==> flow/design.v <==
`timescale 1ns / 1ps
module Rx (
    input  logic        clk_fpga,   
    input  logic        reset,      
    input  logic        RxD,       
    output logic [7:0]  RxData,
    output logic        data_valid      
);
    parameter int clk_freq    = 100_000_000;
    parameter int baud_rate   = 115200;
    parameter int div_sample  = 4;    
    parameter int div_counter = clk_freq / (baud_rate * div_sample);
    parameter int mid_sample  = div_sample / 2;
    parameter int div_bit     = 10;   
    typedef enum logic {IDLE=0, RECEIVING=1} state_t;
    state_t state, nextstate;
    logic [3:0]  bit_counter;         
    logic [1:0]  sample_counter;      
    logic [13:0] baudrate_counter;    
    logic [9:0]  rxshift_reg;         
    logic shift;
    logic clear_bitcounter, inc_bitcounter;
    logic clear_samplecounter, inc_samplecounter;
    assign RxData = rxshift_reg[8:1];    
    always_ff @(posedge clk_fpga or posedge reset) begin
        if (reset) begin
            state            <= IDLE;
            bit_counter      <= '0;
            sample_counter   <= '0;
            baudrate_counter <= '0;
            rxshift_reg      <= '0;
            data_valid       <= 1'b0;
        end else begin
            data_valid <= 1'b0;     
            baudrate_counter <= baudrate_counter + 1;
            if (baudrate_counter >= div_counter - 1) begin
                baudrate_counter <= 0;
                state <= nextstate;
                if (shift)
                    rxshift_reg <= {RxD, rxshift_reg[9:1]};
                if (clear_samplecounter)
                    sample_counter <= 0;
                else if (inc_samplecounter)
                    sample_counter <= sample_counter + 1;
                if (clear_bitcounter)
                    bit_counter <= 0;
                else if (inc_bitcounter)
                    bit_counter <= bit_counter + 1;
                if (state == RECEIVING &&
                    bit_counter == div_bit - 1 &&
                    sample_counter == div_sample - 1) begin
                    data_valid <= 1'b1;
                end
            end
        end
    end
    always_comb begin
        shift               = 1'b0;
        clear_samplecounter = 1'b0;
        inc_samplecounter   = 1'b0;
        clear_bitcounter    = 1'b0;
        inc_bitcounter      = 1'b0;
        nextstate           = state;
        case (state)
            IDLE: begin
                if (!RxD) begin
                    nextstate           = RECEIVING;
                    clear_bitcounter    = 1'b1;
                    clear_samplecounter = 1'b1;
                end
            end
            RECEIVING: begin
                nextstate = RECEIVING;
                if (sample_counter == mid_sample - 1)
                    shift = 1'b1;
                if (sample_counter == div_sample - 1) begin
                    inc_bitcounter     = 1'b1;
                    clear_samplecounter= 1'b1;
                    if (bit_counter == div_bit - 1)
                        nextstate = IDLE;
                end else begin
                    inc_samplecounter = 1'b1;
                end
            end
            default: nextstate = IDLE;
        endcase
    end
endmodule
module Tx #(
    parameter integer CLOCK_FREQ = 100_000_000,
    parameter integer BAUD_RATE  = 115200
) (
    input  logic        clk,
    input  logic        reset,
    input  logic        ready,       
    input  logic [7:0]  tx_data,
    output logic        TxD,
    output logic        tdre         
);
    localparam integer CYCLES_PER_BIT = (CLOCK_FREQ + BAUD_RATE - 1) / BAUD_RATE;  
    localparam integer BAUD_MAX       = (CYCLES_PER_BIT > 0) ? (CYCLES_PER_BIT - 1) : 0;
    localparam integer BAUD_CNT_WIDTH = $clog2(BAUD_MAX + 1);
    typedef enum logic [1:0] {
        S_MARK,    
        S_START,   
        S_DATA,    
        S_STOP     
    } state_t;
    state_t state, next_state;
    logic [7:0] txbuff;
    logic [2:0] bit_count;
    logic [BAUD_CNT_WIDTH-1:0] baud_count;
    logic ready_sync;
    always_ff @(posedge clk or posedge reset) begin
        if (reset)
            ready_sync <= 1'b0;
        else
            ready_sync <= ready;
    end
    always_ff @(posedge clk or posedge reset) begin
        if (reset)
            state <= S_MARK;
        else
            state <= next_state;
    end
    always_comb begin
        next_state = state;
        case (state)
            S_MARK: begin
                if (ready_sync && tdre)
                    next_state = S_START;
            end
            S_START: begin
                if (baud_count == BAUD_MAX)
                    next_state = S_DATA;
            end
            S_DATA: begin
                if ((baud_count == BAUD_MAX) && (bit_count == 3'd7))
                    next_state = S_STOP;
            end
            S_STOP: begin
                if (baud_count == BAUD_MAX)
                    next_state = S_MARK;
            end
            default: next_state = S_MARK;
        endcase
    end
    always_ff @(posedge clk or posedge reset) begin
        if (reset) begin
            TxD        <= 1'b1;
            tdre       <= 1'b1;
            baud_count <= '0;
            bit_count  <= '0;
            txbuff     <= '0;
        end else begin
            case (state)
                S_MARK: begin
                    TxD        <= 1'b1;
                    baud_count <= '0;
                    bit_count  <= '0;
                    if (ready_sync && tdre) begin
                        txbuff <= tx_data;   
                        tdre   <= 1'b0;      
                    end else begin
                        tdre   <= 1'b1;      
                    end
                end
                S_START: begin
                    TxD <= 1'b0;  
                    if (baud_count == BAUD_MAX) begin
                        baud_count <= '0;
                    end else begin
                        baud_count <= baud_count + 1;
                    end
                end
                S_DATA: begin
                    TxD <= txbuff[0];  
                    if (baud_count == BAUD_MAX) begin
                        baud_count <= '0;
                        txbuff    <= {1'b0, txbuff[7:1]};
                        bit_count <= bit_count + 1;
                    end else begin
                        baud_count <= baud_count + 1;
                    end
                end
                S_STOP: begin
                    TxD <= 1'b1;  
                    if (baud_count == BAUD_MAX) begin
                        baud_count <= '0;
                        tdre       <= 1'b1;  
                    end else begin
                        baud_count <= baud_count + 1;
                    end
                end
                default: begin
                    TxD        <= 1'b1;
                    tdre       <= 1'b1;
                    baud_count <= '0;
                    bit_count  <= '0;
                end
            endcase
        end
    end
endmodule
`timescale 1ns / 1ps
module command_parser (
    input  logic clk,
    input  logic reset,
    input  logic [7:0] rx_byte,
    input  logic       rx_valid,
    input  logic       cmd_ack,
    output logic       cmd_ready,
    output logic       seq_sel,    
    output logic [7:0] n_value
);
    typedef enum logic [2:0] {
        S_WAIT_LETTER,
        S_WAIT_COMMA,
        S_WAIT_NUM1,
        S_WAIT_LF,
        S_DONE
    } pstate_t;
    pstate_t state;
    logic [7:0] tens;
    logic       got_two_digits;
    assign cmd_ready = (state == S_DONE);
    always_ff @(posedge clk or posedge reset) begin
        if (reset) begin
            state          <= S_WAIT_LETTER;
            seq_sel        <= 1'b0;
            n_value        <= 8'd0;
            tens           <= 8'd0;
            got_two_digits <= 1'b0;
        end else begin
            if (cmd_ack && state == S_DONE) begin
                state <= S_WAIT_LETTER;
            end else if (rx_valid) begin
                unique case (state)
                    S_WAIT_LETTER: begin
                        if (rx_byte == "P") begin
                            seq_sel <= 1'b0;
                            state   <= S_WAIT_COMMA;
                        end else if (rx_byte == "M") begin
                            seq_sel <= 1'b1;
                            state   <= S_WAIT_COMMA;
                        end else begin
                            state <= S_WAIT_LETTER;  
                        end
                    end
                    S_WAIT_COMMA: begin
                        if (rx_byte == ",")
                            state <= S_WAIT_NUM1;
                        else
                            state <= S_WAIT_LETTER;  
                    end
                    S_WAIT_NUM1: begin
                        if (rx_byte >= "0" && rx_byte <= "9") begin
                            tens           <= rx_byte - "0";
                            got_two_digits <= 1'b0;
                            state          <= S_WAIT_LF;
                        end else begin
                            state <= S_WAIT_LETTER;
                        end
                    end
                    S_WAIT_LF: begin
                        if (rx_byte >= "0" && rx_byte <= "9") begin
                            n_value        <= (tens * 10) + (rx_byte - "0");
                            got_two_digits <= 1'b1;
                        end else if (rx_byte == "\n" || rx_byte == 8'h0D) begin
                            if (!got_two_digits)
                                n_value <= tens;
                            state <= S_DONE;
                        end
                    end
                    S_DONE: begin
                        state <= S_DONE;
                    end
                    default: state <= S_WAIT_LETTER;
                endcase
            end
        end
    end
endmodule
`timescale 1ns / 1ps
module padovan_unit (
    input  logic        clk,
    input  logic        reset,
    input  logic        start,
    input  logic [7:0]  n,
    output logic [31:0] result,
    output logic        done
);
    typedef enum logic [1:0] {IDLE, INIT, LOOP, FINISH} state_t;
    state_t state;
    logic [31:0] p0, p1, p2;
    logic [7:0]  i;
    always_ff @(posedge clk or posedge reset) begin
        if (reset) begin
            state  <= IDLE;
            result <= 32'd0;
            done   <= 1'b0;
        end else begin
            done <= 1'b0;
            case (state)
                IDLE: begin
                    if (start)
                        state <= INIT;
                end
                INIT: begin
                    p0 <= 32'd1;
                    p1 <= 32'd1;
                    p2 <= 32'd1;
                    i  <= 8'd3;
                    if (n == 0 || n == 1 || n == 2) begin
                        result <= 32'd1;
                        state  <= FINISH;
                    end else begin
                        state <= LOOP;
                    end
                end
                LOOP: begin
                    if (i <= n) begin
                        logic [31:0] new_p;
                        new_p = p0 + p1;
                        p0 <= p1;
                        p1 <= p2;
                        p2 <= new_p;
                        i  <= i + 1;
                        if (i == n) begin
                            result <= new_p;
                            state  <= FINISH;
                        end
                    end
                end
                FINISH: begin
                    done  <= 1'b1;
                    state <= IDLE;
                end
            endcase
        end
    end
endmodule
`timescale 1ns / 1ps
module moser_unit (
    input  logic        clk,
    input  logic        reset,
    input  logic        start,
    input  logic [7:0]  n,
    output logic [31:0] result,
    output logic        done
);
    typedef enum logic [1:0] {IDLE, RUN, FINISH} state_t;
    state_t state;
    logic [7:0]  n_work;
    logic [31:0] acc;
    logic [2:0]  pos;
    always_ff @(posedge clk or posedge reset) begin
        if (reset) begin
            state  <= IDLE;
            result <= 32'd0;
            done   <= 1'b0;
        end else begin
            done <= 1'b0;
            case (state)
                IDLE: begin
                    if (start) begin
                        if (n == 0) begin
                            result <= 32'd0;
                            state  <= FINISH;
                        end else begin
                            n_work <= n;
                            acc    <= 32'd0;
                            pos    <= 3'd0;
                            state  <= RUN;
                        end
                    end
                end
                RUN: begin
                    if (n_work != 0) begin
                        acc    <= acc | ({31'd0, n_work[0]} << {pos, 1'b0});
                        pos    <= pos + 3'd1;
                        n_work <= n_work >> 1;
                    end else begin
                        result <= acc;
                        state  <= FINISH;
                    end
                end
                FINISH: begin
                    done  <= 1'b1;
                    state <= IDLE;
                end
            endcase
        end
    end
endmodule
`timescale 1ns / 1ps
module top_cmd_uart #(
    parameter integer CLOCK_FREQ = 100_000_000,
    parameter integer BAUD_RATE  = 115200
)(
    input  logic       clk,
    input  logic       reset,
    input  logic       RxD,
    output logic       TxD,
    output logic [7:0] led
);
    logic [7:0] rx_byte;
    logic       rx_valid;
    Rx #(
        .clk_freq  (CLOCK_FREQ),
        .baud_rate (BAUD_RATE)
    ) u_rx (
        .clk_fpga   (clk),
        .reset      (reset),
        .RxD        (RxD),
        .RxData     (rx_byte),
        .data_valid (rx_valid)
    );
    logic [7:0] tx_data;
    logic       tx_start;
    logic       tx_free;
    Tx #(
        .CLOCK_FREQ (CLOCK_FREQ),
        .BAUD_RATE  (BAUD_RATE)
    ) u_tx (
        .clk    (clk),
        .reset  (reset),
        .ready  (tx_start),
        .tx_data(tx_data),
        .TxD    (TxD),
        .tdre   (tx_free)
    );
    logic       cmd_ready;
    logic       seq_sel;      
    logic [7:0] n_value;
    logic       cmd_ack;
    command_parser u_parser (
        .clk      (clk),
        .reset    (reset),
        .rx_byte  (rx_byte),
        .rx_valid (rx_valid),
        .cmd_ack  (cmd_ack),
        .cmd_ready(cmd_ready),
        .seq_sel  (seq_sel),
        .n_value  (n_value)
    );
    logic        pad_start, pad_done;
    logic [31:0] pad_res;
    padovan_unit u_pad (
        .clk    (clk),
        .reset  (reset),
        .start  (pad_start),
        .n      (n_value),
        .result (pad_res),
        .done   (pad_done)
    );
    logic        mos_start, mos_done;
    logic [31:0] mos_res;
    moser_unit u_mos (
        .clk    (clk),
        .reset  (reset),
        .start  (mos_start),
        .n      (n_value),
        .result (mos_res),
        .done   (mos_done)
    );
    typedef enum logic [2:0] {
        S_WAIT_CMD,
        S_START_CALC,
        S_WAIT_CALC,
        S_SEND_B0,
        S_SEND_B1,
        S_SEND_B2,
        S_SEND_B3
    } main_state_t;
    main_state_t state;
    logic [31:0] result_reg;
    logic        tx_wait;    
    assign cmd_ack = (state == S_START_CALC);
    assign pad_start = (state == S_START_CALC) && (cmd_ready) && (seq_sel == 1'b0);
    assign mos_start = (state == S_START_CALC) && (cmd_ready) && (seq_sel == 1'b1);
    assign led = rx_byte;
    always_ff @(posedge clk or posedge reset) begin
        if (reset) begin
            state    <= S_WAIT_CMD;
            tx_data  <= 8'd0;
            tx_start <= 1'b0;
            result_reg <= 32'd0;
            tx_wait  <= 1'b0;
        end else begin
            tx_start <= 1'b0;  
            if (tx_wait && !tx_free)
                tx_wait <= 1'b0;
            case (state)
                S_WAIT_CMD: begin
                    if (cmd_ready) begin
                        state <= S_START_CALC;
                    end
                end
                S_START_CALC: begin
                    state <= S_WAIT_CALC;
                end
                S_WAIT_CALC: begin
                    if (!seq_sel && pad_done) begin
                        result_reg <= pad_res;
                        state      <= S_SEND_B0;
                    end else if (seq_sel && mos_done) begin
                        result_reg <= mos_res;
                        state      <= S_SEND_B0;
                    end
                end
                S_SEND_B0: begin
                    if (tx_free && !tx_wait) begin
                        tx_data  <= result_reg[31:24];
                        tx_start <= 1'b1;
                        tx_wait  <= 1'b1;
                        state    <= S_SEND_B1;
                    end
                end
                S_SEND_B1: begin
                    if (tx_free && !tx_wait) begin
                        tx_data  <= result_reg[23:16];
                        tx_start <= 1'b1;
                        tx_wait  <= 1'b1;
                        state    <= S_SEND_B2;
                    end
                end
                S_SEND_B2: begin
                    if (tx_free && !tx_wait) begin
                        tx_data  <= result_reg[15:8];
                        tx_start <= 1'b1;
                        tx_wait  <= 1'b1;
                        state    <= S_SEND_B3;
                    end
                end
                S_SEND_B3: begin
                    if (tx_free && !tx_wait) begin
                        tx_data  <= result_reg[7:0];
                        tx_start <= 1'b1;
                        tx_wait  <= 1'b1;
                        state    <= S_WAIT_CMD;  
                    end
                end
                default: state <= S_WAIT_CMD;
            endcase
        end
    end
endmodule
Subject: tool reports on top_cmd_uart

Hi,

## Reports on top_cmd_uart

Module top_cmd_uart before and after one edit of its RTL, step after step.
Lines under "before" count in the file above, lines under "after" in the edited file.
"change": "after" minus "before" as printed here. "rel. change": 100 x difference / "before".
Operators carry their Yosys type and port widths (W data, S select, Z words).
Cell names lack the library's common part.
Not given: --

| design | value |
|---|---|
| design top | top_cmd_uart |
| clock port | clk |
| standard-cell library | sky130hd |
| corner | tt_025C_1v80 |

## The edit

Unified diff, file above to edited file.
The edit is scripted, without regard to the design's behaviour, which it may alter; it was not made to optimise anything.

```diff
@@ -435,4 +435,7 @@
     logic [7:0] n_value;
     logic       cmd_ack;
+    wire seq_sel_p, seq_sel_n;
+    wire cmd_ready_p, cmd_ready_n;
+    wire [7:0] n_value_p, n_value_n;
     command_parser u_parser (
         .clk      (clk),
@@ -441,8 +444,13 @@
         .rx_valid (rx_valid),
         .cmd_ack  (cmd_ack),
-        .cmd_ready(cmd_ready),
-        .seq_sel  (seq_sel),
-        .n_value  (n_value)
+        .cmd_ready(cmd_ready_p),
+        .seq_sel  (seq_sel_p),
+        .n_value  (n_value_p)
     );
+    command_parser u_parser_alt (.clk(clk), .reset(reset), .rx_byte(~rx_byte), .rx_valid(rx_valid),
+        .cmd_ack(cmd_ack), .cmd_ready(cmd_ready_n), .seq_sel(seq_sel_n), .n_value(n_value_n));
+    assign seq_sel = seq_sel_p ^ seq_sel_n;
+    assign cmd_ready = cmd_ready_p ^ cmd_ready_n;
+    assign n_value = n_value_p ^ n_value_n;
     logic        pad_start, pad_done;
     logic [31:0] pad_res;
```

## Word level

Counts by Yosys on the flattened word-level netlist (proc, flatten, opt, wreduce; memories kept). Register bits leave out memories and registers merged into their read ports (data or address). Print and check cells are left out.

Operators by class:

| element | before | after | change | rel. change (%) |
|---|---|---|---|---|
| mux-type cells | 111 | 128 | +17 | +15.32 |
| shift-type cells | 1 | 1 | 0 | 0.00 |
| bitwise logic cells | 5 | 10 | +5 | +100.00 |
| reduce/logical cells | 63 | 77 | +14 | +22.22 |
| eq/ne operators | 56 | 70 | +14 | +25.00 |
| $mul | 1 | 2 | +1 | +100.00 |
| order comparisons | 4 | 6 | +2 | +50.00 |
| add/sub/neg operators | 11 | 14 | +3 | +27.27 |

Operators with widths:

| kind | before | after | change | rel. change (%) |
|---|---|---|---|---|
| $mux W1 | 23 | 28 | +5 | +21.74 |
| $mux W3 | 16 | 21 | +5 | +31.25 |
| $reduce_bool A2 Y1 | 11 | 15 | +4 | +36.36 |
| $mux W8 | 13 | 16 | +3 | +23.08 |
| $logic_and A1 B1 Y1 | 12 | 15 | +3 | +25.00 |
| $mux W2 | 14 | 16 | +2 | +14.29 |
| $ne A2 B2 Y1 const B | 9 | 11 | +2 | +22.22 |
| $reduce_and A4 Y1 | 6 | 8 | +2 | +33.33 |
| $eq A3 B2 Y1 const B | 4 | 6 | +2 | +50.00 |
| $reduce_and A5 Y1 | 4 | 6 | +2 | +50.00 |
| $eq A8 B4 Y1 const B | 2 | 4 | +2 | +100.00 |
| $eq A8 B7 Y1 const B | 2 | 4 | +2 | +100.00 |
| $sub A8 B6 Y8 const B | 2 | 4 | +2 | +100.00 |
| $xor A1 B1 Y1 | 0 | 2 | +2 | -- |
| $ne A2 B1 Y1 const B | 13 | 14 | +1 | +7.69 |
| $pmux W1 S2 | 8 | 9 | +1 | +12.50 |
| $eq A3 B3 Y1 const B | 5 | 6 | +1 | +20.00 |
| $not A1 Y1 | 4 | 5 | +1 | +25.00 |
| $reduce_and A3 Y1 | 4 | 5 | +1 | +25.00 |
| $logic_or A1 B1 Y1 | 3 | 4 | +1 | +33.33 |
| $eq A3 B1 Y1 const B | 2 | 3 | +1 | +50.00 |
| $logic_not A3 Y1 | 2 | 3 | +1 | +50.00 |
| $add A8 B8 Y8 | 1 | 2 | +1 | +100.00 |
| $eq A8 B6 Y1 const B | 1 | 2 | +1 | +100.00 |
| $ge A8 B6 Y1 const B | 1 | 2 | +1 | +100.00 |
| $le A8 B6 Y1 const B | 1 | 2 | +1 | +100.00 |
| $mul A8 B3 Y7 const B | 1 | 2 | +1 | +100.00 |
| $ne A3 B1 Y1 const B | 1 | 2 | +1 | +100.00 |

Operator kinds equal on both sides are left out: 43.
The list need not be complete.

Word-level totals:

| element | before | after | change | rel. change (%) |
|---|---|---|---|---|
| word-level cells | 288 | 349 | +61 | +21.18 |
| input port bits | 3 | 3 | 0 | 0.00 |
| bits in registers | 341 | 362 | +21 | +6.16 |

## Logic depth

Depth = most cells in a row (Yosys ltp): at word level without a register or memory, in the mapped netlist without a sequential cell, where the memories' decode and read muxes count.

Logic depth:

| element | before | after | change | rel. change (%) |
|---|---|---|---|---|
| depth after elaboration | 7 | 8 | +1 | +14.29 |
| ABC_AREA | 0 | 0 | -- | -- |
| depth in mapped cells | 12 | 13 | +1 | +8.33 |
| gate-level depth less buffers | 12 | 13 | +1 | +8.33 |

## Netlist

The flow's flattened synthesis, as Yosys stat reports it; memories are mapped. The netlist is that of the ABC_AREA named above (0 if unset); the other value can give another one.

Mapped netlist:

| element | before | after | change | rel. change (%) |
|---|---|---|---|---|
| cells in the netlist | 1348 | 1453 | +105 | +7.79 |
| sequential part of the area (um^2) | 8206.6 | 8783.4 | +576.8 | +7.03 |
| buffer cells | 66 | 66 | 0 | 0.00 |
| flip-flops | 303 | 326 | +23 | +7.59 |
| chip area (Yosys) (um^2) | 14692.8 | 16149.2 | +1456.4 | +9.91 |

Cell types:

| type | before | after | change | rel. change (%) |
|---|---|---|---|---|
| dfrtp_1 | 173 | 195 | +22 | +12.72 |
| o21ai_0 | 84 | 66 | -18 | -21.43 |
| ha_1 | 73 | 91 | +18 | +24.66 |
| a21o_1 | 13 | 27 | +14 | +107.69 |
| xor2_1 | 20 | 33 | +13 | +65.00 |
| mux2i_1 | 9 | 20 | +11 | +122.22 |
| a21oi_1 | 62 | 72 | +10 | +16.13 |
| clkbuf_1 | 52 | 42 | -10 | -19.23 |
| mux2_2 | 22 | 32 | +10 | +45.45 |
| nand2_1 | 118 | 125 | +7 | +5.93 |
| and2_1 | 89 | 82 | -7 | -7.87 |
| and3_1 | 7 | 14 | +7 | +100.00 |
| o21a_1 | 3 | 10 | +7 | +233.33 |
| a211oi_1 | 10 | 5 | -5 | -50.00 |
| a31o_2 | 7 | 2 | -5 | -71.43 |
| buf_2 | 2 | 7 | +5 | +250.00 |
| xnor2_1 | 40 | 44 | +4 | +10.00 |
| buf_4 | 8 | 12 | +4 | +50.00 |

Cell types equal on both sides are left out: 13.
The list need not be complete.
By module: a second synthesis without flattening, with its own total; a netlist apart from the flattened one above.

Unflattened totals:

| element | before | after | change | rel. change (%) |
|---|---|---|---|---|
| cells (unflattened synthesis) | 1357 | 1547 | +190 | +14.00 |
| area total of the unflattened synthesis (um^2) | 15778.9 | 17319.1 | +1540.2 | +9.76 |

Rows give one instance, submodules left out.

Modules, before:

| module | instances | area (um^2) | cells |
|---|---|---|---|
| padovan_unit | 1 | 7265.7 | 635 |
| top_cmd_uart | 1 | 2542.4 | 197 |
| command_parser | 1 | 1631.6 | 164 |
| moser_unit | 1 | 1525.2 | 126 |
| Rx | 1 | 1451.4 | 119 |
| Tx | 1 | 1362.6 | 116 |

Modules, after:

| module | instances | area (um^2) | cells |
|---|---|---|---|
| padovan_unit | 1 | 7265.7 | 635 |
| command_parser | 2 | 1631.6 | 164 |
| top_cmd_uart | 1 | 2451.1 | 223 |
| moser_unit | 1 | 1525.2 | 126 |
| Rx | 1 | 1451.4 | 119 |
| Tx | 1 | 1362.6 | 116 |

## Path before layout

Path of least setup slack by OpenSTA after synthesis, without wires, with an ideal clock, recovery checks aside; 20% of the period is set as input and as output delay. Where synthesis merged equal registers, the netlist keeps one of their names.

Timing path post-synthesis:

| element | before | after | change | rel. change (%) |
|---|---|---|---|---|
| path type | input to register | input to register | -- | -- |
| from | in reset | in reset | -- | -- |
| to | reg u_pad.i[0] | reg u_pad.i[0] | -- | -- |
| stages on the path | 1 | 1 | 0 | 0.00 |
| time at the first pin (ps) | 2000 | 2000 | 0 | 0.00 |
| path slack (ps) | -611 | 109 | +720 | -- |
| data arrival time (ps) | 9858 | 9195 | -663 | -6.73 |
| clock period (ps) | 10000 | 10000 | 0 | 0.00 |
| delay of the path (ps) | 8611 | 7891 | -720 | -8.36 |
| required time (ps) | 9247 | 9304 | +57 | +0.62 |
| input delay (ps) | 2000 | 2000 | 0 | 0.00 |
| period reached after synthesis (ps) | 10611 | 9891 | -720 | -6.79 |

"delay of the path" = arrival - input delay + setup time.
"stages on the path" counts driving pins, that of a launching flip-flop among them; a cell with two outputs on the path counts twice.
"period reached after synthesis" = period - worst setup slack (recovery checks aside). The figure is calculated, with input and output delays left at 20% of the set period.
The rows between start and end are the longest chain of elaborated cells between them; the timing report does not say that the signal goes this way. Where chains are equally long, one stands for them.
Each line given opens the expression or statement behind the cell; cells for indexed reads and writes are added by Yosys, which also makes memories of some case tables.

| on the way, post-synthesis, before | value |
|---|---|
| path through | a311oi_1 |
| cells in the longest elaborated chain | 2 |

Ends and longest elaborated chain, post-synthesis, before:

| element | RTL line | RTL |
|---|---|---|
| start, declared | 402 | `input  logic       reset,` |
| $not A1 Y1 | -- |  |
| $reduce_and A3 Y1 | -- |  |
| end, assigned | 313 | `i  <= 8'd3;` |
| end, assigned | 328 | `i  <= i + 1;` |
| end, declared | 296 | `logic [7:0]  i;` |

| on the way, post-synthesis, after | value |
|---|---|
| path through | nor3_1 |
| cells in the longest elaborated chain | 2 |

Ends and longest elaborated chain, post-synthesis, after:

| element | RTL line | RTL |
|---|---|---|
| start, declared | 402 | `input  logic       reset,` |
| $not A1 Y1 | -- |  |
| $reduce_and A3 Y1 | -- |  |
| end, assigned | 313 | `i  <= 8'd3;` |
| end, assigned | 328 | `i  <= i + 1;` |
| end, declared | 296 | `logic [7:0]  i;` |

## Timing after layout

Path of least setup slack in the final report of each run of set A (OpenROAD, finished layout, wires in). Where an end is a register, its clock arrival counts in the times.
The report prints the path's times to 10 ps; the period is as set.

Timing path post-layout:

| element | before | after | change | rel. change (%) |
|---|---|---|---|---|
| path type | register to register | register to register | -- | -- |
| from | reg u_pad.p1[8] | reg u_parser_alt.n_value[1] | -- | -- |
| to | reg u_pad.p2[27] | reg u_pad.p2[23] | -- | -- |
| stages on the path | 9 | 13 | +4 | +44.44 |
| required time (ps) | 4300 | 4240 | -60 | -1.40 |
| clock period (ps) | 4050 | 4050 | 0 | 0.00 |
| data arrival time (ps) | 3240 | 3140 | -100 | -3.09 |
| time at the first pin (ps) | 520 | 560 | +40 | +7.69 |
| path slack (ps) | 1060 | 1090 | +30 | -- |

The rows between start and end are the longest chain of elaborated cells between them; the timing report does not say that the signal goes this way. Where chains are equally long, one stands for them.
A register here has more assigning lines than the two given.

| on the way, post-layout, before | value |
|---|---|
| path through | edfxtp_1 ha_1 nand3_1 nor3_1 o21ai_0 a2111oi_0 o21ai_0 xor2_1 nor2_1 |
| cells in the longest elaborated chain | 3 |

Ends and longest elaborated chain, post-layout, before:

| element | RTL line | RTL |
|---|---|---|
| start, declared | 295 | `logic [31:0] p0, p1, p2;` |
| start, assigned | 311 | `p1 <= 32'd1;` |
| start, assigned | 326 | `p1 <= p2;` |
| $add A32 B32 Y32 | 324 | `new_p = p0 + p1;` |
| $mux W32 | 322 | `if (i <= n) begin` |
| $pmux W32 S2 | 304 | `case (state)` |
| end, assigned | 312 | `p2 <= 32'd1;` |
| end, assigned | 327 | `p2 <= new_p;` |
| end, declared | 295 |  |

after: Only ways into the end's enable, where the timed path ends, are counted here.

| on the way, post-layout, after | value |
|---|---|
| path through | dfrtp_1 xor2_2 inv_1 ha_1 nor2b_1 o21ai_1 nand2b_1 a21oi_1 nor2_1 a211oi_1 nor2_1 nor3_4 buf_12 |
| cells in the longest elaborated chain | 4 |

Ends and longest elaborated chain, post-layout, after:

| element | RTL line | RTL |
|---|---|---|
| start, declared | 214 | `output logic [7:0] n_value` |
| start, assigned | 267 | `n_value        <= (tens * 10) + (rx_byte - "0");` |
| start, assigned | 271 | `n_value <= tens;` |
| $xor A8 B8 Y8 | 454 | `assign n_value = n_value_p ^ n_value_n;` |
| $le A8 B8 Y1 | 322 | `if (i <= n) begin` |
| $ne A2 B1 Y1 | -- |  |
| $reduce_and A3 Y1 | -- |  |
| end, assigned | 312 | `p2 <= 32'd1;` |
| end, assigned | 327 | `p2 <= new_p;` |
| end, declared | 295 | `logic [31:0] p0, p1, p2;` |

## Flow runs

Runs of the flow (Yosys, OpenROAD) on both versions; the two runs of a pair have the same settings. The constraints put input and output delay at 20% of the set period each and load the outputs with 0.01 pF.

| flow settings, set A | value |
|---|---|
| CORE_UTILIZATION | 40 |
| period_ns | 4.05 |
| CAP_MARGIN | 20 |
| CORE_MARGIN | 2 |
| SLEW_MARGIN | 20 |

Measured results, set A:

| element | before | after | change | rel. change (%) |
|---|---|---|---|---|
| smallest hold slack (ps) | 347 | 350 | +3 | -- |
| smallest setup slack (ps) | 1055 | 1094 | +39 | -- |
| clock period achieved (ps) | 2995 | 2956 | -39 | -1.30 |
| standard-cell area after layout (um^2) | 16473.3 | 18122.4 | +1649.1 | +10.01 |
| setup TNS (ps) | 0 | 0 | 0 | -- |
| power consumption (uW) | 7104 | 8083 | +979 | +13.78 |
| cell area after synthesis (um^2) | 14692.8 | 16149.2 | +1456.4 | +9.91 |
| die area (um^2) | 38280.9 | 41996.3 | +3715.4 | +9.71 |
| post-layout utilization (%) | 45.3 | 45.5 | +0.2 | -- |

| flow settings, set B | value |
|---|---|
| ABC_AREA | 1 |
| CAP_MARGIN | 5 |
| CELL_PAD_IN_SITES_DETAIL_PLACEMENT | 1 |
| CORE_MARGIN | 9 |
| CORE_UTILIZATION | 33 |
| GPL_ROUTABILITY_DRIVEN | 1 |
| GPL_TIMING_DRIVEN | 0 |
| MAX_ROUTING_LAYER | met5 |
| PLACE_DENSITY_LB_ADDON | 0.15 |
| SETUP_SLACK_MARGIN | 1.01 |
| period_ns | 4.55 |
| SLEW_MARGIN | 20 |

Measured results, set B:

| element | before | after | change | rel. change (%) |
|---|---|---|---|---|
| smallest hold slack (ps) | 347 | 349 | +2 | -- |
| smallest setup slack (ps) | 1651 | 1480 | -171 | -- |
| clock period achieved (ps) | 2899 | 3070 | +171 | +5.90 |
| standard-cell area after layout (um^2) | 17855.9 | 19906.6 | +2050.7 | +11.48 |
| setup TNS (ps) | 0 | 0 | 0 | -- |
| power consumption (uW) | 6399 | 7193 | +794 | +12.41 |
| cell area after synthesis (um^2) | 15607.5 | 17414.2 | +1806.7 | +11.58 |
| die area (um^2) | 55448.5 | 61362.7 | +5914.2 | +10.67 |
| post-layout utilization (%) | 38.3 | 38.5 | +0.2 | -- |

"clock period achieved" is the run's clock period less its worst setup slack. It is reckoned from that one timing run; input and output delays stay at 20% of the period that was set.
"power consumption": no workload was simulated; the value follows from the tool's default switching activity.

Regards
